==> flow/design.v <==
`timescale 1ns/10ps
module IOTDF( clk, rst, in_en, iot_in, fn_sel, busy, valid, iot_out);
input          clk;
input          rst;
input          in_en;
input  [7:0]   iot_in;
input  [2:0]   fn_sel;
output         busy;
output         valid;
output [127:0] iot_out;
localparam ENCRYPT = 1, DECRYPT = 2, CRC_GEN = 3, TOP2MAX = 4, LAST2MIN = 5;
localparam FUNC_LEFT_1 = 0, FUNC_LEFT_2 = 1, FUNC_RIGHT_1 = 2, FUNC_RIGHT_2 = 3, FUNC_KEEP = 4;
reg [3:0]cnt_read_r, cnt_read_w;  
reg [2:0]cnt_round_r, cnt_round_w;  
reg [1:0]start_output_flag_r, start_output_flag_w;  
reg [2:0] fn_sel_r;
wire [2:0]fn_sel_w = fn_sel;
reg [127:0]iot_in_r, iot_in_w;
reg valid_r;
reg [127:0]iot_out1_r, iot_out1_w;
reg [127:0]iot_out2_r, iot_out2_w;
wire [63:0]IP_out;
wire [31:0]IP_out_L, IP_out_R;
wire [63:0]FP_in, FP_out;
wire [31:0]XOR_out, XOR_in1, XOR_in2;
reg [31:0]MUX_out1_63_32, MUX_out1_31_0;
wire [63:0]MUX_out1_127_64;
wire [55:0]MUX_sub_key_gen_in;
reg [2:0]sub_key_gen_func;
wire [55:0]PC1_out;
wire [47:0]KEY;
wire [55:0]KEY_before_PC2_w, KEY_before_PC2_r;  
wire [2:0]CRC_remainder;
reg [10:0]crc_dividend_in;
reg [127:0]crc_iot_out1_w;
reg Is_in_biggerthan_out1_r, Is_in_biggerthan_out1_w;  
reg Is_in_biggerthan_out2_r, Is_in_biggerthan_out2_w;  
wire Is_in_biggerthan_out1_8b, Is_in_biggerthan_out2_8b;  
wire Is_in_equal_out1_8b, Is_in_equal_out2_8b;  
reg [7:0]cmp_in_in, cmp_in_out1, cmp_in_out2;  
assign busy = 0;
assign valid = valid_r; 
assign iot_out = ((fn_sel_r==TOP2MAX || fn_sel_r==LAST2MIN) && cnt_read_r==1)? iot_out1_r:iot_out2_r;  
always@(*)begin
	cnt_read_w = (in_en)?cnt_read_r + 1'b1:cnt_read_r;
end
always@(posedge clk or posedge rst)begin
	if(rst) cnt_read_r <= 0;
	else cnt_read_r <= cnt_read_w;
end
always@(*)begin
	cnt_round_w = (cnt_read_r==15)? cnt_round_r + 1'b1:cnt_round_r;
end
always@(posedge clk or posedge rst)begin
	if(rst) cnt_round_r <= 0;
	else cnt_round_r <= cnt_round_w;
end
always@(*)begin
	if(start_output_flag_r==0 && cnt_read_r==15)start_output_flag_w = 1;
	else if(start_output_flag_r==1 && cnt_read_r==15)start_output_flag_w = 2;
	else start_output_flag_w = start_output_flag_r;
end
always@(posedge clk or posedge rst)begin
	if(rst) start_output_flag_r <= 0;
	else start_output_flag_r <= start_output_flag_w;
end
always@(posedge clk)begin  
	if(rst)begin end
	else fn_sel_r <= fn_sel_w;
end
always@(posedge clk or posedge rst)begin
	if(rst) valid_r <= 1'b0;
	else if((fn_sel_r==TOP2MAX || fn_sel_r==LAST2MIN))begin
		valid_r <= ((cnt_read_r==0 || cnt_read_r==1) && cnt_round_r==0 && start_output_flag_r == 2);
	end
	else begin
		valid_r <= (cnt_read_r==0 && start_output_flag_r == 2);
	end 
end
always@(posedge clk)begin
	if(rst)begin end
	else iot_in_r <= iot_in_w;
end
always@(*)begin
	iot_out1_w = iot_out1_r;
	if(fn_sel_r==ENCRYPT || fn_sel_r==DECRYPT)begin
		iot_out1_w[63:0] = {MUX_out1_63_32, MUX_out1_31_0};
		iot_out1_w[119:64] = KEY_before_PC2_w;
	end
	else if(fn_sel_r==CRC_GEN)begin
		if(cnt_read_r==0)iot_out1_w = iot_in_r;
		else iot_out1_w = crc_iot_out1_w;
	end
	else begin  
		if(cnt_round_r==1 && cnt_read_r==0)begin  
			iot_out1_w = iot_in_r; 
		end
		else if(cnt_read_r==0)begin  
			if((fn_sel_r==TOP2MAX  &&   Is_in_biggerthan_out1_w &&  Is_in_biggerthan_out2_w)||
			   (fn_sel_r==LAST2MIN && (!Is_in_biggerthan_out1_w)&&(!Is_in_biggerthan_out2_w))) iot_out1_w = iot_in_r;
		end
	end
end
always@(posedge clk)begin
	if(rst)begin end
	else iot_out1_r <= iot_out1_w;
end
always@(*)begin
	iot_out2_w = iot_out2_r;
	if(fn_sel_r==ENCRYPT || fn_sel_r==DECRYPT)begin
		if(cnt_read_r==0)iot_out2_w[63:0] = FP_out;  
		if(cnt_read_r==1)iot_out2_w[127:64] = iot_in_r[127:64];  
	end
	else if(fn_sel_r==CRC_GEN)begin
		if(cnt_read_r==0)iot_out2_w = CRC_remainder; 
	end
	else begin  
		if(cnt_round_r==1 && cnt_read_r==0)begin  
			iot_out2_w = (fn_sel_r==TOP2MAX)? 0:{128{1'b1}};  
		end
		else if(cnt_read_r==0)begin  
			if(fn_sel_r==TOP2MAX && Is_in_biggerthan_out2_w)begin
				if(Is_in_biggerthan_out1_w) iot_out2_w = iot_out1_r;
				else iot_out2_w = iot_in_r;
			end
			if(fn_sel_r==LAST2MIN && !Is_in_biggerthan_out2_w)begin
				if(!Is_in_biggerthan_out1_w) iot_out2_w = iot_out1_r;
				else iot_out2_w = iot_in_r;
			end
		end
	end
end
always@(posedge clk)begin
	if(rst)begin end
	else iot_out2_r <= iot_out2_w;
end
assign IP_out = {iot_in_r[ 6],iot_in_r[14],iot_in_r[22],iot_in_r[30]
			    ,iot_in_r[38],iot_in_r[46],iot_in_r[54],iot_in_r[62]
			    ,iot_in_r[ 4],iot_in_r[12],iot_in_r[20],iot_in_r[28]
			    ,iot_in_r[36],iot_in_r[44],iot_in_r[52],iot_in_r[60]
			    ,iot_in_r[ 2],iot_in_r[10],iot_in_r[18],iot_in_r[26]
			    ,iot_in_r[34],iot_in_r[42],iot_in_r[50],iot_in_r[58]
			    ,iot_in_r[ 0],iot_in_r[ 8],iot_in_r[16],iot_in_r[24]
			    ,iot_in_r[32],iot_in_r[40],iot_in_r[48],iot_in_r[56]
			    ,iot_in_r[ 7],iot_in_r[15],iot_in_r[23],iot_in_r[31]
			    ,iot_in_r[39],iot_in_r[47],iot_in_r[55],iot_in_r[63]
			    ,iot_in_r[ 5],iot_in_r[13],iot_in_r[21],iot_in_r[29]
			    ,iot_in_r[37],iot_in_r[45],iot_in_r[53],iot_in_r[61]
			    ,iot_in_r[ 3],iot_in_r[11],iot_in_r[19],iot_in_r[27]
			    ,iot_in_r[35],iot_in_r[43],iot_in_r[51],iot_in_r[59]
			    ,iot_in_r[ 1],iot_in_r[ 9],iot_in_r[17],iot_in_r[25]
			    ,iot_in_r[33],iot_in_r[41],iot_in_r[49],iot_in_r[57]};
assign 	{IP_out_L, IP_out_R} = IP_out;
assign FP_in = {XOR_out, iot_out1_r[31:0]};
assign FP_out = {FP_in[24],FP_in[56],FP_in[16],FP_in[48]
			    ,FP_in[ 8],FP_in[40],FP_in[ 0],FP_in[32]
			    ,FP_in[25],FP_in[57],FP_in[17],FP_in[49]
			    ,FP_in[ 9],FP_in[41],FP_in[ 1],FP_in[33]
			    ,FP_in[26],FP_in[58],FP_in[18],FP_in[50]
			    ,FP_in[10],FP_in[42],FP_in[ 2],FP_in[34]
			    ,FP_in[27],FP_in[59],FP_in[19],FP_in[51]
			    ,FP_in[11],FP_in[43],FP_in[ 3],FP_in[35]
			    ,FP_in[28],FP_in[60],FP_in[20],FP_in[52]
			    ,FP_in[12],FP_in[44],FP_in[ 4],FP_in[36]
			    ,FP_in[29],FP_in[61],FP_in[21],FP_in[53]
			    ,FP_in[13],FP_in[45],FP_in[ 5],FP_in[37]
			    ,FP_in[30],FP_in[62],FP_in[22],FP_in[54]
			    ,FP_in[14],FP_in[46],FP_in[ 6],FP_in[38]
			    ,FP_in[31],FP_in[63],FP_in[23],FP_in[55]
			    ,FP_in[15],FP_in[47],FP_in[ 7],FP_in[39]};
assign PC1_out = {iot_in_r[ 71],iot_in_r[ 79],iot_in_r[ 87],iot_in_r[95]
				 ,iot_in_r[103],iot_in_r[111],iot_in_r[119],iot_in_r[127]
				 ,iot_in_r[ 70],iot_in_r[ 78],iot_in_r[ 86],iot_in_r[94]
				 ,iot_in_r[102],iot_in_r[110],iot_in_r[118],iot_in_r[126]
				 ,iot_in_r[ 69],iot_in_r[ 77],iot_in_r[ 85],iot_in_r[93]
				 ,iot_in_r[101],iot_in_r[109],iot_in_r[117],iot_in_r[125]
				 ,iot_in_r[ 68],iot_in_r[ 76],iot_in_r[ 84],iot_in_r[92]
				 ,iot_in_r[ 65],iot_in_r[ 73],iot_in_r[ 81],iot_in_r[89]
				 ,iot_in_r[ 97],iot_in_r[105],iot_in_r[113],iot_in_r[121]
				 ,iot_in_r[ 66],iot_in_r[ 74],iot_in_r[ 82],iot_in_r[90]
				 ,iot_in_r[ 98],iot_in_r[106],iot_in_r[114],iot_in_r[122]
				 ,iot_in_r[ 67],iot_in_r[ 75],iot_in_r[ 83],iot_in_r[91]
				 ,iot_in_r[ 99],iot_in_r[107],iot_in_r[115],iot_in_r[123]
				 ,iot_in_r[100],iot_in_r[108],iot_in_r[116],iot_in_r[124]};
assign KEY_before_PC2_r = iot_out1_r[119:64];
assign KEY = {KEY_before_PC2_r[42],KEY_before_PC2_r[39],KEY_before_PC2_r[45],KEY_before_PC2_r[32]			     
			 ,KEY_before_PC2_r[55],KEY_before_PC2_r[51],KEY_before_PC2_r[53],KEY_before_PC2_r[28]			     
			 ,KEY_before_PC2_r[41],KEY_before_PC2_r[50],KEY_before_PC2_r[35],KEY_before_PC2_r[46]			     
			 ,KEY_before_PC2_r[33],KEY_before_PC2_r[37],KEY_before_PC2_r[44],KEY_before_PC2_r[52]			     
			 ,KEY_before_PC2_r[30],KEY_before_PC2_r[48],KEY_before_PC2_r[40],KEY_before_PC2_r[49]			     
			 ,KEY_before_PC2_r[29],KEY_before_PC2_r[36],KEY_before_PC2_r[43],KEY_before_PC2_r[54]			     
			 ,KEY_before_PC2_r[15],KEY_before_PC2_r[ 4],KEY_before_PC2_r[25],KEY_before_PC2_r[19]			     
			 ,KEY_before_PC2_r[ 9],KEY_before_PC2_r[ 1],KEY_before_PC2_r[26],KEY_before_PC2_r[16]			     
			 ,KEY_before_PC2_r[ 5],KEY_before_PC2_r[11],KEY_before_PC2_r[23],KEY_before_PC2_r[ 8]			     
			 ,KEY_before_PC2_r[12],KEY_before_PC2_r[ 7],KEY_before_PC2_r[17],KEY_before_PC2_r[ 0]			     
			 ,KEY_before_PC2_r[22],KEY_before_PC2_r[ 3],KEY_before_PC2_r[10],KEY_before_PC2_r[14]			
			 ,KEY_before_PC2_r[ 6],KEY_before_PC2_r[20],KEY_before_PC2_r[27],KEY_before_PC2_r[24]};
always@(*)begin
	if(fn_sel_r==1)begin  
		if(cnt_read_r==0||cnt_read_r==1||cnt_read_r==8||cnt_read_r==15) sub_key_gen_func = FUNC_LEFT_1;  
		else sub_key_gen_func = FUNC_LEFT_2;  
	end
	else begin  
		if(cnt_read_r==0||cnt_read_r==1||cnt_read_r==8||cnt_read_r==15) sub_key_gen_func = (cnt_read_r==0)? FUNC_KEEP:FUNC_RIGHT_1;  
		else sub_key_gen_func = FUNC_RIGHT_2;  
	end
end
Sub_Key Sub_Key_u(
	.sub_key_in(MUX_sub_key_gen_in),
	.func_in(sub_key_gen_func),
	.sub_key_out(KEY_before_PC2_w));	
F_Function F_Function_u(
.key_in(KEY),
.R_in(iot_out1_r[31:0]),
.F_out(XOR_in2));
assign XOR_in1 = iot_out1_r[63:32];
assign XOR_out = XOR_in1 ^ XOR_in2;
assign MUX_sub_key_gen_in = (cnt_read_r==0)? PC1_out:KEY_before_PC2_r;
always@(*)begin
	if(cnt_read_r==0)MUX_out1_63_32 = IP_out_L;
	else MUX_out1_63_32 = iot_out1_r[31:0];
end
always@(*)begin
	if(cnt_read_r==0)MUX_out1_31_0 = IP_out_R;
	else MUX_out1_31_0 = XOR_out;
end
CRC_Gen CRC_Gen_u(
.crc_dividend_in(crc_dividend_in),  
.crc_remainder_out(CRC_remainder));
always@(*)begin
	Is_in_biggerthan_out1_w = (Is_in_equal_out1_8b)? Is_in_biggerthan_out1_r:Is_in_biggerthan_out1_8b;
	Is_in_biggerthan_out2_w = (Is_in_equal_out2_8b)? Is_in_biggerthan_out2_r:Is_in_biggerthan_out2_8b;
end
always@(posedge clk)begin
	if(rst)begin end
	else begin
		Is_in_biggerthan_out1_r <= Is_in_biggerthan_out1_w;
		Is_in_biggerthan_out2_r <= Is_in_biggerthan_out2_w;
	end
end
always@(*)begin
	iot_in_w = iot_in_r;
	crc_iot_out1_w = iot_out1_r;
	case(cnt_read_r)
	1:begin
		cmp_in_in   =   iot_in_r[7:0];
		cmp_in_out1 = iot_out1_r[7:0];
		cmp_in_out2 = iot_out2_r[7:0];
		iot_in_w[15:8] = iot_in;
		crc_dividend_in = iot_out1_r[127:117];
		crc_iot_out1_w[119:117] = CRC_remainder;
	end
	2:begin
		cmp_in_in   =   iot_in_r[15:8];
		cmp_in_out1 = iot_out1_r[15:8];
		cmp_in_out2 = iot_out2_r[15:8];
		iot_in_w[23:16] = iot_in;
		crc_dividend_in = iot_out1_r[119:109];
		crc_iot_out1_w[111:109] = CRC_remainder;
	end
	3:begin
		cmp_in_in   =   iot_in_r[23:16];
		cmp_in_out1 = iot_out1_r[23:16];
		cmp_in_out2 = iot_out2_r[23:16];
		iot_in_w[31:24] = iot_in;
		crc_dividend_in = iot_out1_r[111:101];
		crc_iot_out1_w[103:101] = CRC_remainder;
	end
	4:begin
		cmp_in_in   =   iot_in_r[31:24];
		cmp_in_out1 = iot_out1_r[31:24];
		cmp_in_out2 = iot_out2_r[31:24];
		iot_in_w[39:32] = iot_in;
		crc_dividend_in = iot_out1_r[103:93];
		crc_iot_out1_w[95:93] = CRC_remainder;
	end
	5:begin
		cmp_in_in   =   iot_in_r[39:32];
		cmp_in_out1 = iot_out1_r[39:32];
		cmp_in_out2 = iot_out2_r[39:32];
		iot_in_w[47:40] = iot_in;
		crc_dividend_in = iot_out1_r[95:85];
		crc_iot_out1_w[87:85] = CRC_remainder;
	end
	6:begin
		cmp_in_in   =   iot_in_r[47:40];
		cmp_in_out1 = iot_out1_r[47:40];
		cmp_in_out2 = iot_out2_r[47:40];
		iot_in_w[55:48] = iot_in;
		crc_dividend_in = iot_out1_r[87:77];
		crc_iot_out1_w[79:77] = CRC_remainder;
	end
	7:begin
		cmp_in_in   =   iot_in_r[55:48];
		cmp_in_out1 = iot_out1_r[55:48];
		cmp_in_out2 = iot_out2_r[55:48];
		iot_in_w[63:56] = iot_in;
		crc_dividend_in = iot_out1_r[79:69];
		crc_iot_out1_w[71:69] = CRC_remainder;
	end
	8:begin
		cmp_in_in   =   iot_in_r[63:56];
		cmp_in_out1 = iot_out1_r[63:56];
		cmp_in_out2 = iot_out2_r[63:56];
		iot_in_w[71:64] = iot_in;
		crc_dividend_in = iot_out1_r[71:61];
		crc_iot_out1_w[63:61] = CRC_remainder;
	end
	9:begin
		cmp_in_in   =   iot_in_r[71:64];
		cmp_in_out1 = iot_out1_r[71:64];
		cmp_in_out2 = iot_out2_r[71:64];
		iot_in_w[79:72] = iot_in;
		crc_dividend_in = iot_out1_r[63:53];
		crc_iot_out1_w[55:53] = CRC_remainder;
	end
	10:begin
		cmp_in_in   =   iot_in_r[79:72];
		cmp_in_out1 = iot_out1_r[79:72];
		cmp_in_out2 = iot_out2_r[79:72];
		iot_in_w[87:80] = iot_in;
		crc_dividend_in = iot_out1_r[55:45];
		crc_iot_out1_w[47:45] = CRC_remainder;
	end
	11:begin
		cmp_in_in   =   iot_in_r[87:80];
		cmp_in_out1 = iot_out1_r[87:80];
		cmp_in_out2 = iot_out2_r[87:80];
		iot_in_w[95:88] = iot_in;
		crc_dividend_in = iot_out1_r[47:37];
		crc_iot_out1_w[39:37] = CRC_remainder;
	end
	12:begin
		cmp_in_in   =   iot_in_r[95:88];
		cmp_in_out1 = iot_out1_r[95:88];
		cmp_in_out2 = iot_out2_r[95:88];
		iot_in_w[103:96] = iot_in;
		crc_dividend_in = iot_out1_r[39:29];
		crc_iot_out1_w[31:29] = CRC_remainder;
	end
	13:begin
		cmp_in_in   =   iot_in_r[103:96];
		cmp_in_out1 = iot_out1_r[103:96];
		cmp_in_out2 = iot_out2_r[103:96];
		iot_in_w[111:104] = iot_in;
		crc_dividend_in = iot_out1_r[31:21];
		crc_iot_out1_w[23:21] = CRC_remainder;
	end
	14:begin
		cmp_in_in   =   iot_in_r[111:104];
		cmp_in_out1 = iot_out1_r[111:104];
		cmp_in_out2 = iot_out2_r[111:104];
		iot_in_w[119:112] = iot_in;
		crc_dividend_in = iot_out1_r[23:13];
		crc_iot_out1_w[15:13] = CRC_remainder;
	end
	15:begin
		cmp_in_in   =   iot_in_r[119:112];
		cmp_in_out1 = iot_out1_r[119:112];
		cmp_in_out2 = iot_out2_r[119:112];
		iot_in_w[127:120] = iot_in;
		crc_dividend_in = iot_out1_r[15:5];
		crc_iot_out1_w[7:5] = CRC_remainder;
	end
	0:begin
		cmp_in_in   =   iot_in_r[127:120];
		cmp_in_out1 = iot_out1_r[127:120];
		cmp_in_out2 = iot_out2_r[127:120];
		iot_in_w[7:0] = iot_in;
		crc_dividend_in = {iot_out1_r[7:0], 3'b0};
	end
	endcase
end
assign Is_in_biggerthan_out1_8b = (cmp_in_in > cmp_in_out1);
assign Is_in_biggerthan_out2_8b = (cmp_in_in > cmp_in_out2);
assign Is_in_equal_out1_8b = (cmp_in_in == cmp_in_out1);
assign Is_in_equal_out2_8b = (cmp_in_in == cmp_in_out2);
endmodule
module F_Function(
input   [47:0] key_in,
input   [31:0] R_in,
output  [31:0] F_out);
wire [47:0]expansion_out = {R_in[ 0],R_in[31],R_in[30],R_in[29]
						   ,R_in[28],R_in[27],R_in[28],R_in[27]
						   ,R_in[26],R_in[25],R_in[24],R_in[23]
						   ,R_in[24],R_in[23],R_in[22],R_in[21]
						   ,R_in[20],R_in[19],R_in[20],R_in[19]
						   ,R_in[18],R_in[17],R_in[16],R_in[15]
						   ,R_in[16],R_in[15],R_in[14],R_in[13]
						   ,R_in[12],R_in[11],R_in[12],R_in[11]
						   ,R_in[10],R_in[ 9],R_in[ 8],R_in[ 7]
						   ,R_in[ 8],R_in[ 7],R_in[ 6],R_in[ 5]
						   ,R_in[ 4],R_in[ 3],R_in[ 4],R_in[ 3]
						   ,R_in[ 2],R_in[ 1],R_in[ 0],R_in[31]};
wire [47:0]xor_out = key_in ^ expansion_out;
wire [5:0]S1_in = xor_out[47:42];
wire [5:0]S2_in = xor_out[41:36];
wire [5:0]S3_in = xor_out[35:30];
wire [5:0]S4_in = xor_out[29:24];
wire [5:0]S5_in = xor_out[23:18];
wire [5:0]S6_in = xor_out[17:12];
wire [5:0]S7_in = xor_out[11: 6];
wire [5:0]S8_in = xor_out[ 5: 0];
reg [3:0]S1_out;
reg [3:0]S2_out;
reg [3:0]S3_out;
reg [3:0]S4_out;
reg [3:0]S5_out;
reg [3:0]S6_out;
reg [3:0]S7_out;
reg [3:0]S8_out;
always@(*)begin
	case({S1_in[5], S1_in[0]})
		2'b00:begin
			case(S1_in[4:1])
				4'b0000: S1_out = 14;
				4'b0001: S1_out = 4;
				4'b0010: S1_out = 13;
				4'b0011: S1_out = 1;
				4'b0100: S1_out = 2;
				4'b0101: S1_out = 15;
				4'b0110: S1_out = 11;
				4'b0111: S1_out = 8;
				4'b1000: S1_out = 3;
				4'b1001: S1_out = 10;
				4'b1010: S1_out = 6;
				4'b1011: S1_out = 12;
				4'b1100: S1_out = 5;
				4'b1101: S1_out = 9;
				4'b1110: S1_out = 0;
				4'b1111: S1_out = 7;
			endcase
		end
		2'b01:begin
			case(S1_in[4:1])
				4'b0000: S1_out = 0;
				4'b0001: S1_out = 15;
				4'b0010: S1_out = 7;
				4'b0011: S1_out = 4;
				4'b0100: S1_out = 14;
				4'b0101: S1_out = 2;
				4'b0110: S1_out = 13;
				4'b0111: S1_out = 1;
				4'b1000: S1_out = 10;
				4'b1001: S1_out = 6;
				4'b1010: S1_out = 12;
				4'b1011: S1_out = 11;
				4'b1100: S1_out = 9;
				4'b1101: S1_out = 5;
				4'b1110: S1_out = 3;
				4'b1111: S1_out = 8;
			endcase
		end
		2'b10:begin
			case(S1_in[4:1])
				4'b0000: S1_out = 4;
				4'b0001: S1_out = 1;
				4'b0010: S1_out = 14;
				4'b0011: S1_out = 8;
				4'b0100: S1_out = 13;
				4'b0101: S1_out = 6;
				4'b0110: S1_out = 2;
				4'b0111: S1_out = 11;
				4'b1000: S1_out = 15;
				4'b1001: S1_out = 12;
				4'b1010: S1_out = 9;
				4'b1011: S1_out = 7;
				4'b1100: S1_out = 3;
				4'b1101: S1_out = 10;
				4'b1110: S1_out = 5;
				4'b1111: S1_out = 0;
			endcase
		end
		2'b11:begin
			case(S1_in[4:1])
				4'b0000: S1_out = 15;
				4'b0001: S1_out = 12;
				4'b0010: S1_out = 8;
				4'b0011: S1_out = 2;
				4'b0100: S1_out = 4;
				4'b0101: S1_out = 9;
				4'b0110: S1_out = 1;
				4'b0111: S1_out = 7;
				4'b1000: S1_out = 5;
				4'b1001: S1_out = 11;
				4'b1010: S1_out = 3;
				4'b1011: S1_out = 14;
				4'b1100: S1_out = 10;
				4'b1101: S1_out = 0;
				4'b1110: S1_out = 6;
				4'b1111: S1_out = 13;
			endcase
		end
	endcase
end
always@(*)begin
	case({S2_in[5], S2_in[0]})
		2'b00:begin
			case(S2_in[4:1])
				4'b0000: S2_out = 15;
				4'b0001: S2_out = 1;
				4'b0010: S2_out = 8;
				4'b0011: S2_out = 14;
				4'b0100: S2_out = 6;
				4'b0101: S2_out = 11;
				4'b0110: S2_out = 3;
				4'b0111: S2_out = 4;
				4'b1000: S2_out = 9;
				4'b1001: S2_out = 7;
				4'b1010: S2_out = 2;
				4'b1011: S2_out = 13;
				4'b1100: S2_out = 12;
				4'b1101: S2_out = 0;
				4'b1110: S2_out = 5;
				4'b1111: S2_out = 10;
			endcase
		end
		2'b01:begin
			case(S2_in[4:1])
				4'b0000: S2_out = 3;
				4'b0001: S2_out = 13;
				4'b0010: S2_out = 4;
				4'b0011: S2_out = 7;
				4'b0100: S2_out = 15;
				4'b0101: S2_out = 2;
				4'b0110: S2_out = 8;
				4'b0111: S2_out = 14;
				4'b1000: S2_out = 12;
				4'b1001: S2_out = 0;
				4'b1010: S2_out = 1;
				4'b1011: S2_out = 10;
				4'b1100: S2_out = 6;
				4'b1101: S2_out = 9;
				4'b1110: S2_out = 11;
				4'b1111: S2_out = 5;
			endcase
		end
		2'b10:begin
			case(S2_in[4:1])
				4'b0000: S2_out = 0;
				4'b0001: S2_out = 14;
				4'b0010: S2_out = 7;
				4'b0011: S2_out = 11;
				4'b0100: S2_out = 10;
				4'b0101: S2_out = 4;
				4'b0110: S2_out = 13;
				4'b0111: S2_out = 1;
				4'b1000: S2_out = 5;
				4'b1001: S2_out = 8;
				4'b1010: S2_out = 12;
				4'b1011: S2_out = 6;
				4'b1100: S2_out = 9;
				4'b1101: S2_out = 3;
				4'b1110: S2_out = 2;
				4'b1111: S2_out = 15;
			endcase
		end
		2'b11:begin
			case(S2_in[4:1])
				4'b0000: S2_out = 13;
				4'b0001: S2_out = 8;
				4'b0010: S2_out = 10;
				4'b0011: S2_out = 1;
				4'b0100: S2_out = 3;
				4'b0101: S2_out = 15;
				4'b0110: S2_out = 4;
				4'b0111: S2_out = 2;
				4'b1000: S2_out = 11;
				4'b1001: S2_out = 6;
				4'b1010: S2_out = 7;
				4'b1011: S2_out = 12;
				4'b1100: S2_out = 0;
				4'b1101: S2_out = 5;
				4'b1110: S2_out = 14;
				4'b1111: S2_out = 9;
			endcase
		end
	endcase
end
always@(*)begin
	case({S3_in[5], S3_in[0]})
		2'b00:begin
			case(S3_in[4:1])
				4'b0000: S3_out = 10;
				4'b0001: S3_out = 0;
				4'b0010: S3_out = 9;
				4'b0011: S3_out = 14;
				4'b0100: S3_out = 6;
				4'b0101: S3_out = 3;
				4'b0110: S3_out = 15;
				4'b0111: S3_out = 5;
				4'b1000: S3_out = 1;
				4'b1001: S3_out = 13;
				4'b1010: S3_out = 12;
				4'b1011: S3_out = 7;
				4'b1100: S3_out = 11;
				4'b1101: S3_out = 4;
				4'b1110: S3_out = 2;
				4'b1111: S3_out = 8;
			endcase
		end
		2'b01:begin
			case(S3_in[4:1])
				4'b0000: S3_out = 13;
				4'b0001: S3_out = 7;
				4'b0010: S3_out = 0;
				4'b0011: S3_out = 9;
				4'b0100: S3_out = 3;
				4'b0101: S3_out = 4;
				4'b0110: S3_out = 6;
				4'b0111: S3_out = 10;
				4'b1000: S3_out = 2;
				4'b1001: S3_out = 8;
				4'b1010: S3_out = 5;
				4'b1011: S3_out = 14;
				4'b1100: S3_out = 12;
				4'b1101: S3_out = 11;
				4'b1110: S3_out = 15;
				4'b1111: S3_out = 1;
			endcase
		end
		2'b10:begin
			case(S3_in[4:1])
				4'b0000: S3_out = 13;
				4'b0001: S3_out = 6;
				4'b0010: S3_out = 4;
				4'b0011: S3_out = 9;
				4'b0100: S3_out = 8;
				4'b0101: S3_out = 15;
				4'b0110: S3_out = 3;
				4'b0111: S3_out = 0;
				4'b1000: S3_out = 11;
				4'b1001: S3_out = 1;
				4'b1010: S3_out = 2;
				4'b1011: S3_out = 12;
				4'b1100: S3_out = 5;
				4'b1101: S3_out = 10;
				4'b1110: S3_out = 14;
				4'b1111: S3_out = 7;
			endcase
		end
		2'b11:begin
			case(S3_in[4:1])
				4'b0000: S3_out = 1;
				4'b0001: S3_out = 10;
				4'b0010: S3_out = 13;
				4'b0011: S3_out = 0;
				4'b0100: S3_out = 6;
				4'b0101: S3_out = 9;
				4'b0110: S3_out = 8;
				4'b0111: S3_out = 7;
				4'b1000: S3_out = 4;
				4'b1001: S3_out = 15;
				4'b1010: S3_out = 14;
				4'b1011: S3_out = 3;
				4'b1100: S3_out = 11;
				4'b1101: S3_out = 5;
				4'b1110: S3_out = 2;
				4'b1111: S3_out = 12;
			endcase
		end
	endcase
end
always@(*)begin
	case({S4_in[5], S4_in[0]})
		2'b00:begin
			case(S4_in[4:1])
				4'b0000: S4_out = 7;
				4'b0001: S4_out = 13;
				4'b0010: S4_out = 14;
				4'b0011: S4_out = 3;
				4'b0100: S4_out = 0;
				4'b0101: S4_out = 6;
				4'b0110: S4_out = 9;
				4'b0111: S4_out = 10;
				4'b1000: S4_out = 1;
				4'b1001: S4_out = 2;
				4'b1010: S4_out = 8;
				4'b1011: S4_out = 5;
				4'b1100: S4_out = 11;
				4'b1101: S4_out = 12;
				4'b1110: S4_out = 4;
				4'b1111: S4_out = 15;
			endcase
		end
		2'b01:begin
			case(S4_in[4:1])
				4'b0000: S4_out = 13;
				4'b0001: S4_out = 8;
				4'b0010: S4_out = 11;
				4'b0011: S4_out = 5;
				4'b0100: S4_out = 6;
				4'b0101: S4_out = 15;
				4'b0110: S4_out = 0;
				4'b0111: S4_out = 3;
				4'b1000: S4_out = 4;
				4'b1001: S4_out = 7;
				4'b1010: S4_out = 2;
				4'b1011: S4_out = 12;
				4'b1100: S4_out = 1;
				4'b1101: S4_out = 10;
				4'b1110: S4_out = 14;
				4'b1111: S4_out = 9;
			endcase
		end
		2'b10:begin
			case(S4_in[4:1])
				4'b0000: S4_out = 10;
				4'b0001: S4_out = 6;
				4'b0010: S4_out = 9;
				4'b0011: S4_out = 0;
				4'b0100: S4_out = 12;
				4'b0101: S4_out = 11;
				4'b0110: S4_out = 7;
				4'b0111: S4_out = 13;
				4'b1000: S4_out = 15;
				4'b1001: S4_out = 1;
				4'b1010: S4_out = 3;
				4'b1011: S4_out = 14;
				4'b1100: S4_out = 5;
				4'b1101: S4_out = 2;
				4'b1110: S4_out = 8;
				4'b1111: S4_out = 4;
			endcase
		end
		2'b11:begin
			case(S4_in[4:1])
				4'b0000: S4_out = 3;
				4'b0001: S4_out = 15;
				4'b0010: S4_out = 0;
				4'b0011: S4_out = 6;
				4'b0100: S4_out = 10;
				4'b0101: S4_out = 1;
				4'b0110: S4_out = 13;
				4'b0111: S4_out = 8;
				4'b1000: S4_out = 9;
				4'b1001: S4_out = 4;
				4'b1010: S4_out = 5;
				4'b1011: S4_out = 11;
				4'b1100: S4_out = 12;
				4'b1101: S4_out = 7;
				4'b1110: S4_out = 2;
				4'b1111: S4_out = 14;
			endcase
		end
	endcase
end
always@(*)begin
	case({S5_in[5], S5_in[0]})
		2'b00:begin
			case(S5_in[4:1])
				4'b0000: S5_out = 2;
				4'b0001: S5_out = 12;
				4'b0010: S5_out = 4;
				4'b0011: S5_out = 1;
				4'b0100: S5_out = 7;
				4'b0101: S5_out = 10;
				4'b0110: S5_out = 11;
				4'b0111: S5_out = 6;
				4'b1000: S5_out = 8;
				4'b1001: S5_out = 5;
				4'b1010: S5_out = 3;
				4'b1011: S5_out = 15;
				4'b1100: S5_out = 13;
				4'b1101: S5_out = 0;
				4'b1110: S5_out = 14;
				4'b1111: S5_out = 9;
			endcase
		end
		2'b01:begin
			case(S5_in[4:1])
				4'b0000: S5_out = 14;
				4'b0001: S5_out = 11;
				4'b0010: S5_out = 2;
				4'b0011: S5_out = 12;
				4'b0100: S5_out = 4;
				4'b0101: S5_out = 7;
				4'b0110: S5_out = 13;
				4'b0111: S5_out = 1;
				4'b1000: S5_out = 5;
				4'b1001: S5_out = 0;
				4'b1010: S5_out = 15;
				4'b1011: S5_out = 10;
				4'b1100: S5_out = 3;
				4'b1101: S5_out = 9;
				4'b1110: S5_out = 8;
				4'b1111: S5_out = 6;
			endcase
		end
		2'b10:begin
			case(S5_in[4:1])
				4'b0000: S5_out = 4;
				4'b0001: S5_out = 2;
				4'b0010: S5_out = 1;
				4'b0011: S5_out = 11;
				4'b0100: S5_out = 10;
				4'b0101: S5_out = 13;
				4'b0110: S5_out = 7;
				4'b0111: S5_out = 8;
				4'b1000: S5_out = 15;
				4'b1001: S5_out = 9;
				4'b1010: S5_out = 12;
				4'b1011: S5_out = 5;
				4'b1100: S5_out = 6;
				4'b1101: S5_out = 3;
				4'b1110: S5_out = 0;
				4'b1111: S5_out = 14;
			endcase
		end
		2'b11:begin
			case(S5_in[4:1])
				4'b0000: S5_out = 11;
				4'b0001: S5_out = 8;
				4'b0010: S5_out = 12;
				4'b0011: S5_out = 7;
				4'b0100: S5_out = 1;
				4'b0101: S5_out = 14;
				4'b0110: S5_out = 2;
				4'b0111: S5_out = 13;
				4'b1000: S5_out = 6;
				4'b1001: S5_out = 15;
				4'b1010: S5_out = 0;
				4'b1011: S5_out = 9;
				4'b1100: S5_out = 10;
				4'b1101: S5_out = 4;
				4'b1110: S5_out = 5;
				4'b1111: S5_out = 3;
			endcase
		end
	endcase
end
always@(*)begin
	case({S6_in[5], S6_in[0]})
		2'b00:begin
			case(S6_in[4:1])
				4'b0000: S6_out = 12;
				4'b0001: S6_out = 1;
				4'b0010: S6_out = 10;
				4'b0011: S6_out = 15;
				4'b0100: S6_out = 9;
				4'b0101: S6_out = 2;
				4'b0110: S6_out = 6;
				4'b0111: S6_out = 8;
				4'b1000: S6_out = 0;
				4'b1001: S6_out = 13;
				4'b1010: S6_out = 3;
				4'b1011: S6_out = 4;
				4'b1100: S6_out = 14;
				4'b1101: S6_out = 7;
				4'b1110: S6_out = 5;
				4'b1111: S6_out = 11;
			endcase
		end
		2'b01:begin
			case(S6_in[4:1])
				4'b0000: S6_out = 10;
				4'b0001: S6_out = 15;
				4'b0010: S6_out = 4;
				4'b0011: S6_out = 2;
				4'b0100: S6_out = 7;
				4'b0101: S6_out = 12;
				4'b0110: S6_out = 9;
				4'b0111: S6_out = 5;
				4'b1000: S6_out = 6;
				4'b1001: S6_out = 1;
				4'b1010: S6_out = 13;
				4'b1011: S6_out = 14;
				4'b1100: S6_out = 0;
				4'b1101: S6_out = 11;
				4'b1110: S6_out = 3;
				4'b1111: S6_out = 8;
			endcase
		end
		2'b10:begin
			case(S6_in[4:1])
				4'b0000: S6_out = 9;
				4'b0001: S6_out = 14;
				4'b0010: S6_out = 15;
				4'b0011: S6_out = 5;
				4'b0100: S6_out = 2;
				4'b0101: S6_out = 8;
				4'b0110: S6_out = 12;
				4'b0111: S6_out = 3;
				4'b1000: S6_out = 7;
				4'b1001: S6_out = 0;
				4'b1010: S6_out = 4;
				4'b1011: S6_out = 10;
				4'b1100: S6_out = 1;
				4'b1101: S6_out = 13;
				4'b1110: S6_out = 11;
				4'b1111: S6_out = 6;
			endcase
		end
		2'b11:begin
			case(S6_in[4:1])
				4'b0000: S6_out = 4;
				4'b0001: S6_out = 3;
				4'b0010: S6_out = 2;
				4'b0011: S6_out = 12;
				4'b0100: S6_out = 9;
				4'b0101: S6_out = 5;
				4'b0110: S6_out = 15;
				4'b0111: S6_out = 10;
				4'b1000: S6_out = 11;
				4'b1001: S6_out = 14;
				4'b1010: S6_out = 1;
				4'b1011: S6_out = 7;
				4'b1100: S6_out = 6;
				4'b1101: S6_out = 0;
				4'b1110: S6_out = 8;
				4'b1111: S6_out = 13;
			endcase
		end
	endcase
end
always@(*)begin
	case({S7_in[5], S7_in[0]})
		2'b00:begin
			case(S7_in[4:1])
				4'b0000: S7_out = 4;
				4'b0001: S7_out = 11;
				4'b0010: S7_out = 2;
				4'b0011: S7_out = 14;
				4'b0100: S7_out = 15;
				4'b0101: S7_out = 0;
				4'b0110: S7_out = 8;
				4'b0111: S7_out = 13;
				4'b1000: S7_out = 3;
				4'b1001: S7_out = 12;
				4'b1010: S7_out = 9;
				4'b1011: S7_out = 7;
				4'b1100: S7_out = 5;
				4'b1101: S7_out = 10;
				4'b1110: S7_out = 6;
				4'b1111: S7_out = 1;
			endcase
		end
		2'b01:begin
			case(S7_in[4:1])
				4'b0000: S7_out = 13;
				4'b0001: S7_out = 0;
				4'b0010: S7_out = 11;
				4'b0011: S7_out = 7;
				4'b0100: S7_out = 4;
				4'b0101: S7_out = 9;
				4'b0110: S7_out = 1;
				4'b0111: S7_out = 10;
				4'b1000: S7_out = 14;
				4'b1001: S7_out = 3;
				4'b1010: S7_out = 5;
				4'b1011: S7_out = 12;
				4'b1100: S7_out = 2;
				4'b1101: S7_out = 15;
				4'b1110: S7_out = 8;
				4'b1111: S7_out = 6;
			endcase
		end
		2'b10:begin
			case(S7_in[4:1])
				4'b0000: S7_out = 1;
				4'b0001: S7_out = 4;
				4'b0010: S7_out = 11;
				4'b0011: S7_out = 13;
				4'b0100: S7_out = 12;
				4'b0101: S7_out = 3;
				4'b0110: S7_out = 7;
				4'b0111: S7_out = 14;
				4'b1000: S7_out = 10;
				4'b1001: S7_out = 15;
				4'b1010: S7_out = 6;
				4'b1011: S7_out = 8;
				4'b1100: S7_out = 0;
				4'b1101: S7_out = 5;
				4'b1110: S7_out = 9;
				4'b1111: S7_out = 2;
			endcase
		end
		2'b11:begin
			case(S7_in[4:1])
				4'b0000: S7_out = 6;
				4'b0001: S7_out = 11;
				4'b0010: S7_out = 13;
				4'b0011: S7_out = 8;
				4'b0100: S7_out = 1;
				4'b0101: S7_out = 4;
				4'b0110: S7_out = 10;
				4'b0111: S7_out = 7;
				4'b1000: S7_out = 9;
				4'b1001: S7_out = 5;
				4'b1010: S7_out = 0;
				4'b1011: S7_out = 15;
				4'b1100: S7_out = 14;
				4'b1101: S7_out = 2;
				4'b1110: S7_out = 3;
				4'b1111: S7_out = 12;
			endcase
		end
	endcase
end
always@(*)begin
	case({S8_in[5], S8_in[0]})
		2'b00:begin
			case(S8_in[4:1])
				4'b0000: S8_out = 13;
				4'b0001: S8_out = 2;
				4'b0010: S8_out = 8;
				4'b0011: S8_out = 4;
				4'b0100: S8_out = 6;
				4'b0101: S8_out = 15;
				4'b0110: S8_out = 11;
				4'b0111: S8_out = 1;
				4'b1000: S8_out = 10;
				4'b1001: S8_out = 9;
				4'b1010: S8_out = 3;
				4'b1011: S8_out = 14;
				4'b1100: S8_out = 5;
				4'b1101: S8_out = 0;
				4'b1110: S8_out = 12;
				4'b1111: S8_out = 7;
			endcase
		end
		2'b01:begin
			case(S8_in[4:1])
				4'b0000: S8_out = 1;
				4'b0001: S8_out = 15;
				4'b0010: S8_out = 13;
				4'b0011: S8_out = 8;
				4'b0100: S8_out = 10;
				4'b0101: S8_out = 3;
				4'b0110: S8_out = 7;
				4'b0111: S8_out = 4;
				4'b1000: S8_out = 12;
				4'b1001: S8_out = 5;
				4'b1010: S8_out = 6;
				4'b1011: S8_out = 11;
				4'b1100: S8_out = 0;
				4'b1101: S8_out = 14;
				4'b1110: S8_out = 9;
				4'b1111: S8_out = 2;
			endcase
		end
		2'b10:begin
			case(S8_in[4:1])
				4'b0000: S8_out = 7;
				4'b0001: S8_out = 11;
				4'b0010: S8_out = 4;
				4'b0011: S8_out = 1;
				4'b0100: S8_out = 9;
				4'b0101: S8_out = 12;
				4'b0110: S8_out = 14;
				4'b0111: S8_out = 2;
				4'b1000: S8_out = 0;
				4'b1001: S8_out = 6;
				4'b1010: S8_out = 10;
				4'b1011: S8_out = 13;
				4'b1100: S8_out = 15;
				4'b1101: S8_out = 3;
				4'b1110: S8_out = 5;
				4'b1111: S8_out = 8;
			endcase
		end
		2'b11:begin
			case(S8_in[4:1])
				4'b0000: S8_out = 2;
				4'b0001: S8_out = 1;
				4'b0010: S8_out = 14;
				4'b0011: S8_out = 7;
				4'b0100: S8_out = 4;
				4'b0101: S8_out = 10;
				4'b0110: S8_out = 8;
				4'b0111: S8_out = 13;
				4'b1000: S8_out = 15;
				4'b1001: S8_out = 12;
				4'b1010: S8_out = 9;
				4'b1011: S8_out = 0;
				4'b1100: S8_out = 3;
				4'b1101: S8_out = 5;
				4'b1110: S8_out = 6;
				4'b1111: S8_out = 11;
			endcase
		end
	endcase
end
wire [31:0]P_in = {S1_out,S2_out,S3_out,S4_out,S5_out,S6_out,S7_out,S8_out};
assign F_out = {P_in[16],P_in[25],P_in[12],P_in[11]
			   ,P_in[ 3],P_in[20],P_in[ 4],P_in[15]
			   ,P_in[31],P_in[17],P_in[ 9],P_in[ 6]
			   ,P_in[27],P_in[14],P_in[ 1],P_in[22]
			   ,P_in[30],P_in[24],P_in[ 8],P_in[18]
			   ,P_in[ 0],P_in[ 5],P_in[29],P_in[23]
			   ,P_in[13],P_in[19],P_in[ 2],P_in[26]
			   ,P_in[10],P_in[21],P_in[28],P_in[ 7]};
endmodule
module Sub_Key(
input   [55:0] sub_key_in,
input   [2:0] func_in,
output  reg[55:0] sub_key_out);
localparam FUNC_LEFT_1 = 0, FUNC_LEFT_2 = 1, FUNC_RIGHT_1 = 2, FUNC_RIGHT_2 = 3, FUNC_KEEP = 4;
wire [27:0]sub_key_in_msb = sub_key_in[55:28];
wire [27:0]sub_key_in_lsb = sub_key_in[27:0];
wire [27:0]sub_key_in_msb_left_1 = {sub_key_in_msb[26:0], sub_key_in_msb[27]};
wire [27:0]sub_key_in_lsb_left_1 = {sub_key_in_lsb[26:0], sub_key_in_lsb[27]};
wire [27:0]sub_key_in_msb_left_2 = {sub_key_in_msb[25:0], sub_key_in_msb[27:26]};
wire [27:0]sub_key_in_lsb_left_2 = {sub_key_in_lsb[25:0], sub_key_in_lsb[27:26]};
wire [27:0]sub_key_in_msb_right_1 = {sub_key_in_msb[0], sub_key_in_msb[27:1]};
wire [27:0]sub_key_in_lsb_right_1 = {sub_key_in_lsb[0], sub_key_in_lsb[27:1]};
wire [27:0]sub_key_in_msb_right_2 = {sub_key_in_msb[1:0], sub_key_in_msb[27:2]};
wire [27:0]sub_key_in_lsb_right_2 = {sub_key_in_lsb[1:0], sub_key_in_lsb[27:2]};
always@(*)begin
	case(func_in)
		FUNC_LEFT_1: sub_key_out = {sub_key_in_msb_left_1, sub_key_in_lsb_left_1};
		FUNC_LEFT_2: sub_key_out = {sub_key_in_msb_left_2, sub_key_in_lsb_left_2};
		FUNC_RIGHT_1: sub_key_out = {sub_key_in_msb_right_1, sub_key_in_lsb_right_1};
		FUNC_RIGHT_2: sub_key_out = {sub_key_in_msb_right_2, sub_key_in_lsb_right_2};
		FUNC_KEEP: sub_key_out = sub_key_in;
		default: sub_key_out = sub_key_in;
	endcase
end
endmodule
module CRC_Gen(
input   [10:0] crc_dividend_in,
output   [2:0] crc_remainder_out);
assign crc_remainder_out[2] =  crc_dividend_in[9] ^ crc_dividend_in[8] ^ crc_dividend_in[6] ^ crc_dividend_in[5] ^ crc_dividend_in[3] ^ crc_dividend_in[2];
assign crc_remainder_out[1] =  crc_dividend_in[10] ^ crc_dividend_in[9] ^ crc_dividend_in[7] ^ crc_dividend_in[6] ^ crc_dividend_in[4] ^ crc_dividend_in[3] ^ crc_dividend_in[1];
assign crc_remainder_out[0] =  crc_dividend_in[0];
endmodule
# Reports on IOTDF
# The steps from the RTL of IOTDF to its reports follow in flow order.
# Lines are those of the file above, counted from 1.
# A cell with -- has no value.
# design
top_module,IOTDF
clock,clk
library,sky130hd
corner,tt_025C_1v80

# Word level
# Yosys after proc, flatten, opt, wreduce and memory -nomap, before mapping. Memory bits, and registers merged into a memory's read port (data or address), are not among the register bits. Print and check cells are not counted.
# Yosys's memory passes give these memory sizes; they may raise the number of words (mostly to a power of two), join words into wider ones and drop unused or constant bits.
# word_totals
mem_bits_ro,2048
n_memories,32
ff_bits,399
# classes
n_eq,71
add_sub_neg,2
n_cmp,2
logic,31
reduce_logical,106
n_mux,77
# mem_list
name,size,word_bits,rd,wr,line,source
(no name shown),16,4,1,0,1003,case(S8_in[4:1])
(no name shown),16,4,1,0,1023,case(S8_in[4:1])
(no name shown),16,4,1,0,1043,case(S8_in[4:1])
(no name shown),16,4,1,0,1063,case(S8_in[4:1])
(no name shown),16,4,1,0,919,case(S7_in[4:1])
(no name shown),16,4,1,0,939,case(S7_in[4:1])
# Further memories, not shown: 26.
# op_table
op,count
128-bit 2-to-1 mux,15
8-bit parallel mux with 16-bit select,3
64-bit 2-to-1 mux,5
15-bit OR reduction,16
56-bit parallel mux with 4-bit select,1
14-bit OR reduction,15
11-bit parallel mux with 16-bit select,1
8-bit 2-to-1 mux,16
4-bit parallel mux with 4-bit select,8
56-bit 2-to-1 mux,2
4-bit AND reduction,16
32-bit 2-to-1 mux,2
4-bit != test (second input constant),15
3-bit 2-to-1 mux,18
48-bit XOR,1
2-bit == test (second input constant),17
2-bit AND reduction,16
32-bit XOR,1
4-bit == test (second input constant),8
1-bit NOT,18
2-bit by 1-bit == test with 1-bit output (second input constant),9
2-bit zero test,9
4-bit by 3-bit == test with 1-bit output (second input constant),4
8-bit > comparator,2
8-bit == test,2
5-bit AND reduction,3
1-bit logical AND,13
3-bit by 2-bit == test with 1-bit output (second input constant),4
# Other operator kinds: 20; their cells: 49.

# Longest topological paths
# Depth = most cells in a row (Yosys ltp): at word level without a register or memory, in the mapped netlist without a sequential cell, where the memories' decode and read muxes count.
# logic_depth
word_depth,13
ABC_AREA,1
depth_mapped,30
mapped_depth_nobuf,26

# Mapped cells and area
# Yosys stat after the flow's synthesis: flattened, memories mapped to cells. It holds for the ABC_AREA given above (unset counts as 0); a run with the other value may have another netlist.
# synth_totals
seq_area_mm2,0.0119577
mapped_cells,4157
yosys_area_mm2,0.0308045
ffs,400
# by_type
type,count
sky130_fd_sc_hd__edfxtp_1,389
sky130_fd_sc_hd__nand2_1,851
sky130_fd_sc_hd__o21ai_0,502
sky130_fd_sc_hd__o22ai_1,271
sky130_fd_sc_hd__inv_1,437
sky130_fd_sc_hd__a21oi_1,311
sky130_fd_sc_hd__nor2_1,303
sky130_fd_sc_hd__ha_1,84
sky130_fd_sc_hd__nand3_1,194
sky130_fd_sc_hd__clkbuf_1,243
sky130_fd_sc_hd__o211ai_1,55
sky130_fd_sc_hd__xor2_1,45
sky130_fd_sc_hd__nand4_1,52
sky130_fd_sc_hd__a221oi_1,36
sky130_fd_sc_hd__xnor2_1,33
sky130_fd_sc_hd__o2111ai_1,30
sky130_fd_sc_hd__a211oi_1,34
sky130_fd_sc_hd__dfrtp_1,10
# Other cell types: 42; their cells: 277.

# Timing after synthesis
# Source: OpenSTA report_checks on the synthesized netlist (no wires, ideal clock, input and output delay 20% of the period each), path of least setup slack; recovery checks are left aside. Register names are those of the netlist, which keeps one name where synthesis merged equal registers.
# synth_timing
path_type,register -> register
from,register cnt_read_r[0]
to,register iot_out2_r[100]
t_required_ps,5171
launch_ps,0
delay_ps,14136
tclk_ps,6000
path_buffers,4
slack_ps,-8136
setup_time_ps,829
driving_pins,21
arrival_ps,13307
period_less_setup_slack_ps,14136
# "delay_ps" = arrival - input delay + setup time.
# "driving_pins" counts driving pins, that of a launching flip-flop among them; a cell with two outputs on the path counts twice.
# "period_less_setup_slack_ps" is the clock period less the worst setup slack; recovery checks do not enter. This is arithmetic on one report: input and output delays are still those of the set period (20% each).
# The rows between start and end are the longest chain of elaborated cells between them; the timing report does not say that the signal goes this way. Where chains are equally long, one stands for them.
# A line is the first line of the expression or statement that the cell stems from. Yosys adds cells for indexed reads and writes and turns some case tables into memories.
# The path ends at the enable pin of a flip-flop; only ways to that pin are counted.
# synth_between
path_cell_list,sky130_fd_sc_hd__dfrtp_1 -> sky130_fd_sc_hd__inv_1 -> sky130_fd_sc_hd__ha_1 -> sky130_fd_sc_hd__clkbuf_1 -> sky130_fd_sc_hd__nand2_1 -> sky130_fd_sc_hd__clkbuf_1 -> sky130_fd_sc_hd__buf_1 -> sky130_fd_sc_hd__clkbuf_1 -> sky130_fd_sc_hd__o22ai_1 -> sky130_fd_sc_hd__nor4_1 -> sky130_fd_sc_hd__nand4_1 -> sky130_fd_sc_hd__ha_1 -> sky130_fd_sc_hd__a21o_1 -> sky130_fd_sc_hd__nor2_1 -> sky130_fd_sc_hd__nand2_1 -> sky130_fd_sc_hd__nand2_1 -> sky130_fd_sc_hd__o21a_1 -> sky130_fd_sc_hd__nand2_1 -> sky130_fd_sc_hd__nand3_1 -> sky130_fd_sc_hd__nor2_1 -> sky130_fd_sc_hd__a2111oi_0
elab_chain_cells,8
cone_cells,30
classes_between,compare: 1; eq/ne: 18; mux: 3; reduce/logical: 8
# synth_rtl
element,line,source
from (decl),13,"reg [3:0]cnt_read_r, cnt_read_w;"
from (assign),48,if(rst) cnt_read_r <= 0;
from (assign),49,else cnt_read_r <= cnt_read_w;
4-bit zero test,244,case(cnt_read_r)
8-bit parallel mux with 16-bit select,244,
8-bit > comparator,375,assign Is_in_biggerthan_out2_8b = (cmp_in_in > cmp_in_out2);
1-bit 2-to-1 mux,232,Is_in_biggerthan_out2_w = (Is_in_equal_out2_8b)? Is_in_biggerthan_out2_r:Is_in_biggerthan_out2_8b;
1-bit zero test,126,if(fn_sel_r==LAST2MIN && !Is_in_biggerthan_out2_w)begin
1-bit logical AND,126,
5-bit nonzero test,--,
5-bit AND reduction,--,
to (assign),135,else iot_out2_r <= iot_out2_w;
to (decl),21,"reg [127:0]iot_out2_r, iot_out2_w;"

# Worst path after layout
# Path of least setup slack in the final report of job 1 (OpenROAD, finished layout, wires in). Where an end is a register, its clock arrival counts in the times.
# The path's times are printed in steps of 10 ps; the period is the one set.
# layout_timing
path_type,register -> register
from,register cnt_read_r[2]
to,register iot_out2_r[68]
t_required_ps,5890
arrival_ps,7050
slack_ps,-1160
setup_time_ps,210
tclk_ps,5450
driving_pins,25
path_buffers,6
launch_ps,720
# The rows between start and end are the longest chain of elaborated cells between them; the timing report does not say that the signal goes this way. Where chains are equally long, one stands for them.
# The path ends at the data pin of a flip-flop with enable; ways to the enable are not counted.
# layout_between
path_cell_list,sky130_fd_sc_hd__dfrtp_2 -> sky130_fd_sc_hd__inv_2 -> sky130_fd_sc_hd__nor2_4 -> sky130_fd_sc_hd__nand2_2 -> sky130_fd_sc_hd__clkbuf_1 -> sky130_fd_sc_hd__o221ai_1 -> sky130_fd_sc_hd__clkbuf_4 -> sky130_fd_sc_hd__nor3_2 -> sky130_fd_sc_hd__a41oi_1 -> sky130_fd_sc_hd__ha_1 -> sky130_fd_sc_hd__a21oi_1 -> sky130_fd_sc_hd__o21ai_0 -> sky130_fd_sc_hd__a21o_1 -> sky130_fd_sc_hd__nand2_1 -> sky130_fd_sc_hd__nand2_1 -> sky130_fd_sc_hd__inv_1 -> sky130_fd_sc_hd__nand2_4 -> sky130_fd_sc_hd__nand2_4 -> sky130_fd_sc_hd__clkinvlp_4 -> sky130_fd_sc_hd__buf_12 -> sky130_fd_sc_hd__clkbuf_16 -> sky130_fd_sc_hd__clkbuf_16 -> sky130_fd_sc_hd__buf_12 -> sky130_fd_sc_hd__a21oi_4 -> sky130_fd_sc_hd__o22ai_2
elab_chain_cells,11
cone_cells,39
classes_between,compare: 2; eq/ne: 17; mux: 15; reduce/logical: 5
# layout_rtl
element,line,source
from (decl),13,"reg [3:0]cnt_read_r, cnt_read_w;"
from (assign),48,if(rst) cnt_read_r <= 0;
from (assign),49,else cnt_read_r <= cnt_read_w;
4-bit zero test,244,case(cnt_read_r)
8-bit parallel mux with 16-bit select,244,
8-bit > comparator,374,assign Is_in_biggerthan_out1_8b = (cmp_in_in > cmp_in_out1);
1-bit 2-to-1 mux,231,Is_in_biggerthan_out1_w = (Is_in_equal_out1_8b)? Is_in_biggerthan_out1_r:Is_in_biggerthan_out1_8b;
128-bit 2-to-1 mux,123,if(Is_in_biggerthan_out1_w) iot_out2_w = iot_out1_r;
128-bit 2-to-1 mux,122,if(fn_sel_r==TOP2MAX && Is_in_biggerthan_out2_w)begin
128-bit 2-to-1 mux,126,if(fn_sel_r==LAST2MIN && !Is_in_biggerthan_out2_w)begin
128-bit 2-to-1 mux,121,else if(cnt_read_r==0)begin
128-bit 2-to-1 mux,118,if(cnt_round_r==1 && cnt_read_r==0)begin
128-bit 2-to-1 mux,114,else if(fn_sel_r==CRC_GEN)begin
64-bit 2-to-1 mux,110,if(fn_sel_r==ENCRYPT || fn_sel_r==DECRYPT)begin
to (assign),135,else iot_out2_r <= iot_out2_w;
to (decl),21,"reg [127:0]iot_out2_r, iot_out2_w;"
# Some nets on the timed path still bear RTL names; the line given drives or declares the net.
# layout_named_nets
net,line
Is_in_biggerthan_out1_w,231

==> runs of IOTDF <==
Below are 3 stored runs of the flow (Yosys, OpenROAD; platform sky130hd) on IOTDF, each with its settings and what was measured, unordered. Constraints: input delay and output delay 20% of the set period each, output load 0.01 pF.
By "period_reached_ps" is meant the clock period of the run minus its worst setup slack. This is arithmetic on one report: input and output delays are still those of the set period (20% each).

Job 1, flow files:
==> flow/run.sh <==
#!/bin/bash
# the make line also repeats the synthesis and layout settings of config.mk as NAME=value (left out here)
make -C /OpenROAD-flow-scripts/flow DESIGN_CONFIG=/design/flow/config.mk WORK_HOME=/design/flow/orfs CLKGATE_MAP_FILE= finish
==> flow/config.mk <==
export PLATFORM = sky130hd
export DESIGN_NAME = IOTDF
export DESIGN_NICKNAME = IOTDF
export VERILOG_FILES = /design/flow/design.v
export SDC_FILE = /design/flow/constraint.sdc
export NUM_CORES = 4
export LEC_CHECK = 0
export ABC_AREA = 1
export CAP_MARGIN = 35
export CELL_PAD_IN_SITES_DETAIL_PLACEMENT = 2
export CELL_PAD_IN_SITES_GLOBAL_PLACEMENT = 1
export CORE_ASPECT_RATIO = 1.92
export CORE_MARGIN = 8
export CORE_UTILIZATION = 22
export CTS_CLUSTER_DIAMETER = 367
export CTS_CLUSTER_SIZE = 83
export GPL_ROUTABILITY_DRIVEN = 0
export GPL_TIMING_DRIVEN = 0
export MAX_ROUTING_LAYER = met5
export PLACE_DENSITY_LB_ADDON = 0.22
export SLEW_MARGIN = 20
export TNS_END_PERCENT = 10
==> flow/constraint.sdc <==
create_clock -name core_clock -period 5.45 [get_ports {clk}]
set_input_delay 1.0900 -clock core_clock [delete_from_list [all_inputs] [get_ports {clk}]]
set_output_delay 1.0900 -clock core_clock [all_outputs]
set_load 0.01 [all_outputs]

==> results of job 1, as CSV <==
result,value
setupTns_ps,-329778
worst_setup_slack_ps,-1163
cell_area_final_mm2,0.0392864
final_util_frac,0.282
timing.hold.ws_ps,487
period_reached_ps,6613
total_die_area_mm2,0.152892
post_synth_area_mm2,0.0308045

Job 2, flow files:
==> flow/run.sh <==
#!/bin/bash
# the make line also repeats the synthesis and layout settings of config.mk as NAME=value (left out here)
make -C /OpenROAD-flow-scripts/flow DESIGN_CONFIG=/design/flow/config.mk WORK_HOME=/design/flow/orfs CLKGATE_MAP_FILE= finish
==> flow/config.mk <==
export PLATFORM = sky130hd
export DESIGN_NAME = IOTDF
export DESIGN_NICKNAME = IOTDF
export VERILOG_FILES = /design/flow/design.v
export SDC_FILE = /design/flow/constraint.sdc
export NUM_CORES = 4
export LEC_CHECK = 0
export ABC_AREA = 1
export CAP_MARGIN = 35
export CELL_PAD_IN_SITES_DETAIL_PLACEMENT = 2
export CELL_PAD_IN_SITES_GLOBAL_PLACEMENT = 1
export CORE_ASPECT_RATIO = 1.92
export CORE_MARGIN = 2
export CORE_UTILIZATION = 22
export CTS_CLUSTER_DIAMETER = 367
export CTS_CLUSTER_SIZE = 83
export GPL_ROUTABILITY_DRIVEN = 0
export GPL_TIMING_DRIVEN = 0
export HOLD_SLACK_MARGIN = -0.06
export MAX_ROUTING_LAYER = met5
export PLACE_DENSITY_LB_ADDON = 0.15
export SLEW_MARGIN = 20
export TNS_END_PERCENT = 10
==> flow/constraint.sdc <==
create_clock -name core_clock -period 5.45 [get_ports {clk}]
set_input_delay 1.0900 -clock core_clock [delete_from_list [all_inputs] [get_ports {clk}]]
set_output_delay 1.0900 -clock core_clock [all_outputs]
set_load 0.01 [all_outputs]

==> results of job 2, as CSV <==
result,value
setupTns_ps,-192553
worst_setup_slack_ps,-850
cell_area_final_mm2,0.0401448
final_util_frac,0.288
timing.hold.ws_ps,499
period_reached_ps,6300
total_die_area_mm2,0.14319
post_synth_area_mm2,0.0308045

Job 3, flow files:
==> flow/run.sh <==
#!/bin/bash
# the make line also repeats the synthesis and layout settings of config.mk as NAME=value (left out here)
make -C /OpenROAD-flow-scripts/flow DESIGN_CONFIG=/design/flow/config.mk WORK_HOME=/design/flow/orfs CLKGATE_MAP_FILE= finish
==> flow/config.mk <==
export PLATFORM = sky130hd
export DESIGN_NAME = IOTDF
export DESIGN_NICKNAME = IOTDF
export VERILOG_FILES = /design/flow/design.v
export SDC_FILE = /design/flow/constraint.sdc
export NUM_CORES = 4
export LEC_CHECK = 0
export ABC_AREA = 1
export CAP_MARGIN = 20
export CELL_PAD_IN_SITES_DETAIL_PLACEMENT = 2
export CELL_PAD_IN_SITES_GLOBAL_PLACEMENT = 0
export CORE_MARGIN = 3
export CORE_UTILIZATION = 30
export CTS_CLUSTER_DIAMETER = 195
export MAX_ROUTING_LAYER = met4
export PLACE_DENSITY = 0.51
export SETUP_SLACK_MARGIN = 0.1
export SLEW_MARGIN = 30
export TNS_END_PERCENT = 70
==> flow/constraint.sdc <==
create_clock -name core_clock -period 7.33 [get_ports {clk}]
set_input_delay 1.4660 -clock core_clock [delete_from_list [all_inputs] [get_ports {clk}]]
set_output_delay 1.4660 -clock core_clock [all_outputs]
set_load 0.01 [all_outputs]

==> results of job 3, as CSV <==
result,value
setupTns_ps,0
worst_setup_slack_ps,600
cell_area_final_mm2,0.0359119
final_util_frac,0.356
timing.hold.ws_ps,476
period_reached_ps,6730
total_die_area_mm2,0.106563
post_synth_area_mm2,0.0308045
